==> flow/design.v <==
`timescale 1ns / 1ps
module accelerator (
    input  wire clk,
    input  wire rst_n,
    input  wire in_valid,
    input  wire [31:0] in_data,
    output wire in_ready,
    output wire out_valid,
    output wire [31:0] out_data,
    input  wire out_ready
);
parameter MAX_SHAPES = 8;
parameter MAX_REGION_W = 64;
parameter MAX_REGION_H = 64;
parameter MAX_SHAPE_CELLS = 16;
function integer clog2;
    input integer value;
    integer v;
    begin
        v = value - 1;
        for (clog2 = 0; v > 0; clog2 = clog2 + 1)
            v = v >> 1;
    end
endfunction
localparam integer SHAPE_IDX_W = clog2(MAX_SHAPES + 1);
localparam ST_IDLE        = 3'd0;
localparam ST_LOAD_SHAPES = 3'd1;
localparam ST_LOAD_REGION = 3'd2;
localparam ST_OUTPUT      = 3'd3;
reg [2:0] state;
reg [15:0] num_shapes;
reg [15:0] num_regions;
reg [15:0] regions_seen;
reg [31:0] regions_that_fit;
reg [7:0] shape_num_cells [0:MAX_SHAPES-1];
reg [SHAPE_IDX_W-1:0] shape_idx;
reg [1:0] shape_substate;  
reg [7:0] cells_remaining;
reg [15:0] region_w;
reg [15:0] region_h;
reg [7:0] region_q [0:MAX_SHAPES-1];
reg [1:0] region_substate;  
integer i;
wire accept = in_valid && in_ready;
wire shape_loading_done = (shape_idx >= num_shapes);
wire region_loading_done = (regions_seen >= num_regions);
assign in_ready =
    (state == ST_IDLE)        ? 1'b1 :
    (state == ST_LOAD_SHAPES) ? !shape_loading_done :
    (state == ST_LOAD_REGION) ? !region_loading_done :
    1'b0;  
assign out_valid = (state == ST_OUTPUT);
assign out_data  = regions_that_fit;
always @(posedge clk) begin
    if (!rst_n) begin
        state <= ST_IDLE;
        num_shapes <= 16'd0;
        num_regions <= 16'd0;
        regions_seen <= 16'd0;
        regions_that_fit <= 32'd0;
        shape_idx <= {SHAPE_IDX_W{1'b0}};
        shape_substate <= 2'd0;
        cells_remaining <= 8'd0;
        region_substate <= 2'd0;
        region_w <= 16'd0;
        region_h <= 16'd0;
        for (i = 0; i < MAX_SHAPES; i = i + 1) begin
            shape_num_cells[i] <= 8'd0;
            region_q[i] <= 8'd0;
        end
    end else begin
        case (state)
            ST_IDLE: begin
                if (accept) begin
                    num_shapes <= (in_data[15:0] > MAX_SHAPES) ? MAX_SHAPES : in_data[15:0];
                    num_regions <= in_data[31:16];
                    regions_seen <= 16'd0;
                    regions_that_fit <= 32'd0;
                    shape_idx <= {SHAPE_IDX_W{1'b0}};
                    shape_substate <= 2'd0;
                    cells_remaining <= 8'd0;
                    region_substate <= 2'd0;
                    state <= ST_LOAD_SHAPES;
                end
            end
            ST_LOAD_SHAPES: begin
                if (shape_idx >= num_shapes) begin
                    region_substate <= 2'd0;
                    state <= ST_LOAD_REGION;
                end else if (accept) begin
                    case (shape_substate)
                        2'd0: begin
                            shape_num_cells[shape_idx] <= in_data[23:16];
                            cells_remaining <= in_data[23:16];
                            if (in_data[23:16] == 0) begin
                                shape_idx <= shape_idx + 1'b1;
                                shape_substate <= 2'd0;
                            end else begin
                                shape_substate <= 2'd1;
                            end
                        end
                        2'd1: begin
                            if (cells_remaining <= 8'd4) begin
                                cells_remaining <= 8'd0;
                                shape_idx <= shape_idx + 1'b1;
                                shape_substate <= 2'd0;
                            end else begin
                                cells_remaining <= cells_remaining - 8'd4;
                                shape_substate <= 2'd1;
                            end
                        end
                        default: shape_substate <= 2'd0;
                    endcase
                end
            end
            ST_LOAD_REGION: begin
                if (regions_seen >= num_regions) begin
                    state <= ST_OUTPUT;
                end else if (accept) begin
                    case (region_substate)
                        2'd0: begin
                            region_w <= in_data[15:0];
                            region_h <= in_data[31:16];
                            for (i = 0; i < MAX_SHAPES; i = i + 1) begin
                                region_q[i] <= 8'd0;
                            end
                            region_substate <= 2'd1;
                        end
                        2'd1: begin
                            region_q[0] <= in_data[7:0];
                            if (MAX_SHAPES > 1) region_q[1] <= in_data[15:8];
                            if (MAX_SHAPES > 2) region_q[2] <= in_data[23:16];
                            if (MAX_SHAPES > 3) region_q[3] <= in_data[31:24];
                            region_substate <= 2'd2;
                        end
                        2'd2: begin
                            if (MAX_SHAPES > 4) region_q[4] <= in_data[7:0];
                            if (MAX_SHAPES > 5) region_q[5] <= in_data[15:8];
                            if (MAX_SHAPES > 6) region_q[6] <= in_data[23:16];
                            if (MAX_SHAPES > 7) region_q[7] <= in_data[31:24];
                            begin : area_calc_block
                                reg [31:0] ra;
                                reg [31:0] ta;
                                integer k;
                                ra = region_w * region_h;
                                ta = 32'd0;
                                for (k = 0; (k < MAX_SHAPES) && (k < 4); k = k + 1) begin
                                    ta = ta + (shape_num_cells[k] * region_q[k]);
                                end
                                if (MAX_SHAPES > 4) ta = ta + (shape_num_cells[4] * in_data[7:0]);
                                if (MAX_SHAPES > 5) ta = ta + (shape_num_cells[5] * in_data[15:8]);
                                if (MAX_SHAPES > 6) ta = ta + (shape_num_cells[6] * in_data[23:16]);
                                if (MAX_SHAPES > 7) ta = ta + (shape_num_cells[7] * in_data[31:24]);
                                if (ta <= ra) begin
                                    regions_that_fit <= regions_that_fit + 1'b1;
                                end
                            end
                            regions_seen <= regions_seen + 1'b1;
                            region_substate <= 2'd0;
                        end
                        default: region_substate <= 2'd0;
                    endcase
                end
            end
            ST_OUTPUT: begin
                if (out_valid && out_ready) begin
                    state <= ST_IDLE;
                end
            end
            default: state <= ST_IDLE;
        endcase
    end
end
endmodule
`timescale 1ns / 1ps
module day12_top #(
    parameter MAX_REGION_W = 64,
    parameter MAX_REGION_H = 64
) (
    input  wire clk,
    input  wire rst_n,
    input  wire in_valid,
    input  wire [31:0] in_data,
    output wire in_ready,
    output wire out_valid,
    output wire [31:0] out_data,
    input  wire out_ready
);
accelerator #(
    .MAX_REGION_W(MAX_REGION_W),
    .MAX_REGION_H(MAX_REGION_H)
) accel (
    .clk(clk),
    .rst_n(rst_n),
    .in_valid(in_valid),
    .in_data(in_data),
    .in_ready(in_ready),
    .out_valid(out_valid),
    .out_data(out_data),
    .out_ready(out_ready)
);
endmodule
* From RTL to reports: day12_top
Tool output for the design above before and after an edit, in the order of the flow.
"original" refers to lines of the RTL above, "edited" to lines of the edited file.
"difference" is "edited" less "original", of the values as shown.
Operators: Yosys type, input widths -> output width; for muxes data width and select width s.
Library cell names are shortened.
A cell with -- has no value.
- Top :: day12_top
- Clock input :: clk
- Cell library :: sky130hd
- Corner :: tt_025C_1v80

* Diff
The edit as a unified diff against the file above.
This change comes from a script, not from a designer. The edited design behaves differently; no optimisation was intended.
#+begin_src diff
@@ -150,5 +150,5 @@
                                 if (MAX_SHAPES > 4) ta = ta + (shape_num_cells[4] * in_data[7:0]);
                                 if (MAX_SHAPES > 5) ta = ta + (shape_num_cells[5] * in_data[15:8]);
-                                if (MAX_SHAPES > 6) ta = ta + (shape_num_cells[6] * in_data[23:16]);
+                                if (MAX_SHAPES > 6) ta = ta - (shape_num_cells[6] * in_data[23:16]);
                                 if (MAX_SHAPES > 7) ta = ta + (shape_num_cells[7] * in_data[31:24]);
                                 if (ta <= ra) begin
#+end_src

* Elaborated design
Source: Yosys, flattened and elaborated. Widths are those after wreduce. Registers that Yosys merges into a memory's read port (data or address) are not register bits. Print and check cells do not count. Equal cells are merged and count once.
Yosys's memory passes give these memory sizes; they may raise the number of words (mostly to a power of two), join words into wider ones and drop unused or constant bits.
** Word-level totals
- memory cells :: original 1, edited 1, difference 0
- register bits after elaboration :: original 163, edited 163, difference 0
- RAM bits :: original 64, edited 64, difference 0
- word-level cells :: original 168, edited 168, difference 0
** Operators by class
- eq/ne operators :: original 19, edited 19, difference 0
- bitwise logic cells :: original 1, edited 1, difference 0
- multiply operators :: original 9, edited 9, difference 0
- $add $sub $neg :: original 11, edited 11, difference 0
- order comparisons :: original 5, edited 5, difference 0
- muxes and demuxes :: original 85, edited 85, difference 0
- reduce/logical cells :: original 22, edited 22, difference 0
** Operators by type and width
- $add 32x32->32 :: original 7, edited 6, difference -1
- $sub 32x32->32 :: original 0, edited 1, difference +1
- $mux 32 :: original 25, edited 25, difference 0
- $mux 1 :: original 11, edited 11, difference 0
- $mux 3 :: original 9, edited 9, difference 0
- $mux 8 :: original 9, edited 9, difference 0
- $mul 8x8->16 :: original 8, edited 8, difference 0
- $mux 2 :: original 6, edited 6, difference 0
- $pmux 8 s2 :: original 6, edited 6, difference 0
- $mux 16 :: original 5, edited 5, difference 0
- $mux 4 :: original 5, edited 5, difference 0
- $ne 2x1->1 const B :: original 5, edited 5, difference 0
- $ne 2x2->1 const B :: original 5, edited 5, difference 0
- $reduce_and 4->1 :: original 4, edited 4, difference 0
- $ne 3x3->1 const B :: original 3, edited 3, difference 0
- $pmux 2 s2 :: original 3, edited 3, difference 0
- $reduce_and 5->1 :: original 3, edited 3, difference 0
- $reduce_bool 2->1 :: original 3, edited 3, difference 0
- $eq 2x1->1 const B :: original 2, edited 2, difference 0
- $eq 3x2->1 const B :: original 2, edited 2, difference 0
- $logic_and 1x1->1 :: original 2, edited 2, difference 0
- $logic_not 1->1 :: original 2, edited 2, difference 0
- $logic_not 2->1 :: original 2, edited 2, difference 0
- $pmux 4 s2 :: original 2, edited 2, difference 0
- $add 16x1->16 const B :: original 1, edited 1, difference 0
- $add 32x1->32 const B :: original 1, edited 1, difference 0
- $add 4x1->4 const B :: original 1, edited 1, difference 0
- $eq 2x2->1 const B :: original 1, edited 1, difference 0
The list need not be complete.

* Depth
Longest topological path by Yosys (ltp), each cell counted once; first at word level (registers and memories cut), then after technology mapping (sequential cells cut; the memories' decode and read muxes count).
** Logic depth
- depth after elaboration :: original 34, edited 34, difference 0
- ABC_AREA :: original 0, edited 0
- depth in mapped cells :: original 57, edited 60, difference +3
- depth with buffers taken out :: original 54, edited 58, difference +4

* After synthesis
Yosys stat after the flow's synthesis: flattened, memories mapped to cells. It holds for the ABC_AREA given above (unset counts as 0); a run with the other value may have another netlist.
** Mapped netlist
- mapped flip-flops :: original 229, edited 229, difference 0
- mapped cells :: original 4373, edited 4340, difference -33
- synthesis area (um^2) :: original 38687.1, edited 38465.6, difference -221.5
** Cells by type
- o21ai_0 :: original 101, edited 44, difference -57
- nand3_1 :: original 78, edited 38, difference -40
- o21ai_1 :: original 3, edited 39, difference +36
- a21oi_1 :: original 185, edited 220, difference +35
- nand2_1 :: original 478, edited 508, difference +30
- nor2_1 :: original 138, edited 112, difference -26
- a21oi_2 :: original 26, edited 1, difference -25
- a21o_1 :: original 54, edited 74, difference +20
- inv_1 :: original 705, edited 724, difference +19
- xor2_1 :: original 45, edited 63, difference +18
- or4_1 :: original 33, edited 15, difference -18
- o31ai_1 :: original 27, edited 12, difference -15
- clkbuf_1 :: original 150, edited 136, difference -14
- o21bai_1 :: original 22, edited 34, difference +12
- ha_1 :: original 506, edited 516, difference +10
- xnor2_1 :: original 147, edited 139, difference -8
- a31oi_1 :: original 10, edited 3, difference -7
- a211o_1 :: original 8, edited 2, difference -6
The list need not be complete.
The figures by module come from a second, unflattened synthesis with its own total; it is not the netlist above.
** Second synthesis, totals
- cells (unflattened synthesis) :: original 4170, edited 4223, difference +53
- area total of the unflattened synthesis (um^2) :: original 37758.7, edited 38180.4, difference +421.7
Rows give one instance, submodules left out.
** By module, original
- accelerator :: seq. area 5225.0 um^2, times used 1, cells 4170, area 37758.7 um^2
- day12_top :: seq. area 0.0 um^2, times used 1, cells 0, area 0.0 um^2
** By module, edited
- accelerator :: seq. area 5225.0 um^2, times used 1, cells 4223, area 38180.4 um^2
- day12_top :: seq. area 0.0 um^2, times used 1, cells 0, area 0.0 um^2

* Timing after synthesis
Path of least setup slack by OpenSTA after synthesis, without wires, with an ideal clock, recovery checks aside; 20% of the period is set as input and as output delay. Where synthesis merged equal registers, the netlist keeps one of their names.
** Timing path after synthesis
- path type :: original input -> register, edited input -> register
- from :: original in in_data[2], edited in in_data[2]
- to :: original reg accel.regions_that_fit[19], edited reg accel.regions_that_fit[16]
- arrival time (ns) :: original 14.030, edited 14.201, difference +0.171
- setup slack (ns) :: original 0.398, edited 0.167, difference -0.231
- clock period (ns) :: original 14.5, edited 14.5, difference 0.0
- delay of the path (ns) :: original 11.201, edited 11.433, difference +0.232
- buffers on the path :: original 3, edited 3, difference 0
- stages on the path :: original 52, edited 54, difference +2
- external input delay (ns) :: original 2.900, edited 2.900, difference 0.000
- period reached after synthesis (ns) :: original 14.102, edited 14.333, difference +0.231
"delay of the path" = arrival - input delay + setup time.
"stages on the path" counts driving pins, that of a launching flip-flop among them; a cell with two outputs on the path counts twice.
"period reached after synthesis" is the clock period less the worst setup slack; recovery checks do not enter. This is arithmetic on one report: input and output delays are still those of the set period (20% each).
Between the ends stands the longest chain of elaborated cells between them, by number of cells; it is not shown to be the way that was timed. Of several equally long chains one is given.
A line is the first line of the expression or statement that the cell stems from. Yosys adds cells for indexed reads and writes and turns some case tables into memories.
A register here has more assigning lines than the two given.
On the way, after synthesis, original:
- Cell sequence :: clkbuf_1 -> and2_1 -> fa_1 -> inv_1 -> fa_1 -> fa_1 -> fa_1 -> inv_1 -> ha_1 -> inv_1 -> xnor2_1 -> fa_1 -> fa_1 -> fa_1 -> inv_1 -> ha_1 -> nor3_1 -> a21oi_1 -> [... 16 more ...] -> o21ai_0 -> a31oi_1 -> o2bb2a_1 -> o22ai_1 -> xnor2_1 -> ha_1 -> a21o_1 -> a21oi_1 -> a221o_1 -> a311o_1 -> a31oi_1 -> o2111a_1 -> nand4_1 -> a2111oi_4 -> buf_6 -> buf_12 -> o31ai_1 -> a21oi_2
- Cells in the longest elaborated chain :: 31
- Elaborated cells on any way between the ends :: 33
- RTL lines with such cells :: 10
- Classes of those cells :: add/sub: 4; mul: 1; compare: 1; eq/ne: 1; mux: 25; reduce/logical: 1
** RTL lines, path after synthesis, original
- start: declaration :: line 183 : input  wire [31:0] in_data,
- $mul 8x8->16 :: line 150 : if (MAX_SHAPES > 4) ta = ta + (shape_num_cells[4] * in_data[7:0]);
- $add 32x32->32 :: line 150
- $mux 32 :: line 120 : case (region_substate)
- $mux 32 :: line 119 : end else if (accept) begin
- $mux 32 :: line 117 : if (regions_seen >= num_regions) begin
- $mux 32 :: line 72 : case (state)
- $mux 32 :: line 55 : if (!rst_n) begin
- [... 17 more ...]
- $mux 32 :: line 55
- $le 32x32->1 :: line 154 : if (ta <= ra) begin
- $mux 32 :: line 154
- $mux 32 :: line 120
- $mux 32 :: line 119
- $mux 32 :: line 117
- $pmux 32 s2 :: line 72
- end: assignment :: line 78 : regions_that_fit <= 32'd0;
- end: assignment :: line 155 : regions_that_fit <= regions_that_fit + 1'b1;
- end: declaration :: line 34 : reg [31:0] regions_that_fit;
On the way, after synthesis, edited:
- Cell sequence :: clkbuf_1 -> nand2_1 -> fa_1 -> inv_1 -> fa_1 -> inv_1 -> fa_1 -> fa_1 -> inv_1 -> ha_1 -> xnor2_1 -> fa_1 -> inv_1 -> fa_1 -> inv_1 -> fa_1 -> ha_1 -> o21a_1 -> [... 18 more ...] -> and2_1 -> nor2_1 -> o21ai_1 -> xor2_1 -> ha_1 -> a21o_1 -> a21o_1 -> a21o_1 -> a21o_1 -> a21o_1 -> a21oi_1 -> o211ai_1 -> a211oi_1 -> o21ai_1 -> clkbuf_1 -> buf_2 -> o41ai_1 -> a21oi_1
- Cells in the longest elaborated chain :: 31
- Elaborated cells on any way between the ends :: 33
- RTL lines with such cells :: 10
- Classes of those cells :: add/sub: 4; mul: 1; compare: 1; eq/ne: 1; mux: 25; reduce/logical: 1
** RTL lines, path after synthesis, edited
- start: declaration :: line 183 : input  wire [31:0] in_data,
- $mul 8x8->16 :: line 150 : if (MAX_SHAPES > 4) ta = ta + (shape_num_cells[4] * in_data[7:0]);
- $add 32x32->32 :: line 150
- $mux 32 :: line 120 : case (region_substate)
- $mux 32 :: line 119 : end else if (accept) begin
- $mux 32 :: line 117 : if (regions_seen >= num_regions) begin
- $mux 32 :: line 72 : case (state)
- $mux 32 :: line 55 : if (!rst_n) begin
- [... 17 more ...]
- $mux 32 :: line 55
- $le 32x32->1 :: line 154 : if (ta <= ra) begin
- $mux 32 :: line 154
- $mux 32 :: line 120
- $mux 32 :: line 119
- $mux 32 :: line 117
- $pmux 32 s2 :: line 72
- end: assignment :: line 78 : regions_that_fit <= 32'd0;
- end: assignment :: line 155 : regions_that_fit <= regions_that_fit + 1'b1;
- end: declaration :: line 34 : reg [31:0] regions_that_fit;

* Worst path after layout
Path of least setup slack in the final report of the runs of pair 1 (OpenROAD, finished layout, wires in). Where an end is a register, its clock arrival counts in the times.
** Timing path after layout
- path type :: original input -> register, edited input -> register
- from :: original in in_data[6], edited in in_data[2]
- to :: original reg accel.regions_that_fit[24], edited reg accel.regions_that_fit[24]
- arrival time (ns) :: original 14.47, edited 14.64, difference +0.17
- external input delay (ns) :: original 2.90, edited 2.90, difference 0.00
- buffers on the path :: original 6, edited 4, difference -2
- stages on the path :: original 53, edited 53, difference 0
- setup slack (ns) :: original 0.54, edited 0.39, difference -0.15
- clock period (ns) :: original 14.5, edited 14.5, difference 0.0
Between the ends stands the longest chain of elaborated cells between them, by number of cells; it is not shown to be the way that was timed. Of several equally long chains one is given.
A register here has more assigning lines than the two given.
On the way, after layout, original:
- Cell sequence :: dlymetal6s2s_1 -> buf_4 -> and2_1 -> fa_1 -> fa_1 -> fa_1 -> inv_1 -> fa_1 -> inv_1 -> ha_1 -> nor2b_1 -> o21a_1 -> nor2_1 -> xnor2_1 -> fa_1 -> fa_1 -> fa_1 -> ha_1 -> [... 17 more ...] -> ha_2 -> nor2_1 -> a2111o_1 -> maj3_1 -> nor2_1 -> ha_1 -> nand4_1 -> nor3_1 -> a221o_1 -> a311o_1 -> a31oi_1 -> o2111a_1 -> nand4_1 -> a2111oi_4 -> buf_6 -> clkbuf_16 -> o31ai_1 -> a21oi_2
- Cells in the longest elaborated chain :: 31
- Elaborated cells on any way between the ends :: 33
- RTL lines with such cells :: 10
- Classes of those cells :: add/sub: 4; mul: 1; compare: 1; eq/ne: 1; mux: 25; reduce/logical: 1
** RTL lines, path after layout, original
- start: declaration :: line 183 : input  wire [31:0] in_data,
- $mul 8x8->16 :: line 150 : if (MAX_SHAPES > 4) ta = ta + (shape_num_cells[4] * in_data[7:0]);
- $add 32x32->32 :: line 150
- $mux 32 :: line 120 : case (region_substate)
- $mux 32 :: line 119 : end else if (accept) begin
- $mux 32 :: line 117 : if (regions_seen >= num_regions) begin
- $mux 32 :: line 72 : case (state)
- $mux 32 :: line 55 : if (!rst_n) begin
- [... 17 more ...]
- $mux 32 :: line 55
- $le 32x32->1 :: line 154 : if (ta <= ra) begin
- $mux 32 :: line 154
- $mux 32 :: line 120
- $mux 32 :: line 119
- $mux 32 :: line 117
- $pmux 32 s2 :: line 72
- end: assignment :: line 78 : regions_that_fit <= 32'd0;
- end: assignment :: line 155 : regions_that_fit <= regions_that_fit + 1'b1;
- end: declaration :: line 34 : reg [31:0] regions_that_fit;
On the way, after layout, edited:
- Cell sequence :: clkbuf_2 -> and2_4 -> fa_1 -> inv_1 -> fa_1 -> fa_1 -> fa_1 -> inv_1 -> ha_1 -> inv_1 -> xnor2_2 -> fa_1 -> fa_1 -> fa_1 -> inv_1 -> ha_1 -> o21ai_2 -> nor2_1 -> [... 17 more ...] -> o2111ai_1 -> and2_4 -> nor2_2 -> o21ai_2 -> nor3_4 -> a311oi_2 -> ha_1 -> and4_4 -> nand4_1 -> or3_4 -> nor2_4 -> nand4_1 -> o31ai_1 -> buf_4 -> o21ai_4 -> clkbuf_16 -> or4_1 -> a21oi_1
- Cells in the longest elaborated chain :: 31
- Elaborated cells on any way between the ends :: 33
- RTL lines with such cells :: 10
- Classes of those cells :: add/sub: 4; mul: 1; compare: 1; eq/ne: 1; mux: 25; reduce/logical: 1
** RTL lines, path after layout, edited
- start: declaration :: line 183 : input  wire [31:0] in_data,
- $mul 8x8->16 :: line 150 : if (MAX_SHAPES > 4) ta = ta + (shape_num_cells[4] * in_data[7:0]);
- $add 32x32->32 :: line 150
- $mux 32 :: line 120 : case (region_substate)
- $mux 32 :: line 119 : end else if (accept) begin
- $mux 32 :: line 117 : if (regions_seen >= num_regions) begin
- $mux 32 :: line 72 : case (state)
- $mux 32 :: line 55 : if (!rst_n) begin
- [... 17 more ...]
- $mux 32 :: line 55
- $le 32x32->1 :: line 154 : if (ta <= ra) begin
- $mux 32 :: line 154
- $mux 32 :: line 120
- $mux 32 :: line 119
- $mux 32 :: line 117
- $pmux 32 s2 :: line 72
- end: assignment :: line 78 : regions_that_fit <= 32'd0;
- end: assignment :: line 155 : regions_that_fit <= regions_that_fit + 1'b1;
- end: declaration :: line 34 : reg [31:0] regions_that_fit;

* Flow runs
Both versions went through the flow (Yosys, OpenROAD) with the same settings in each pair. Constraints: input delay and output delay 20% of the set period each, output load 0.01 pF.
Settings, pair 1:
- period_ns :: 14.5
- CAP_MARGIN :: 20
- CORE_MARGIN :: 2
- CORE_UTILIZATION :: 40
- SLEW_MARGIN :: 20
** Measured results, pair 1
- chip area in the Yosys report (um^2) :: original 38687.1, edited 38465.6, difference -221.5
- smallest setup slack (ns) :: original 0.539, edited 0.394, difference -0.145
- overall die area (um^2) :: original 99221.9, edited 98662.0, difference -559.9
- lowest hold slack (ns) :: original 0.455, edited 0.458, difference +0.003
- power (mW) :: original 6.837, edited 7.229, difference +0.392
- standard-cell area after layout (um^2) :: original 42896.1, edited 42580.8, difference -315.3
Settings, pair 2:
- CORE_UTILIZATION :: 33
- CTS_CLUSTER_DIAMETER :: 293
- PLACE_DENSITY :: 0.75
- SETUP_SLACK_MARGIN :: 0.12
- SLEW_MARGIN :: 25
- period_ns :: 9.96
- CAP_MARGIN :: 20
- CORE_MARGIN :: 2
** Measured results, pair 2
- chip area in the Yosys report (um^2) :: original 38687.1, edited 38465.6, difference -221.5
- smallest setup slack (ns) :: original -2.826, edited -3.155, difference -0.329
- overall die area (um^2) :: original 119989.0, edited 119308.0, difference -681.0
- lowest hold slack (ns) :: original 0.457, edited 0.458, difference +0.001
- power (mW) :: original 11.469, edited 12.186, difference +0.717
- standard-cell area after layout (um^2) :: original 46114.2, edited 46230.6, difference +116.4
"power" rests on the timing tool's default activity at the inputs, not on a simulated workload.
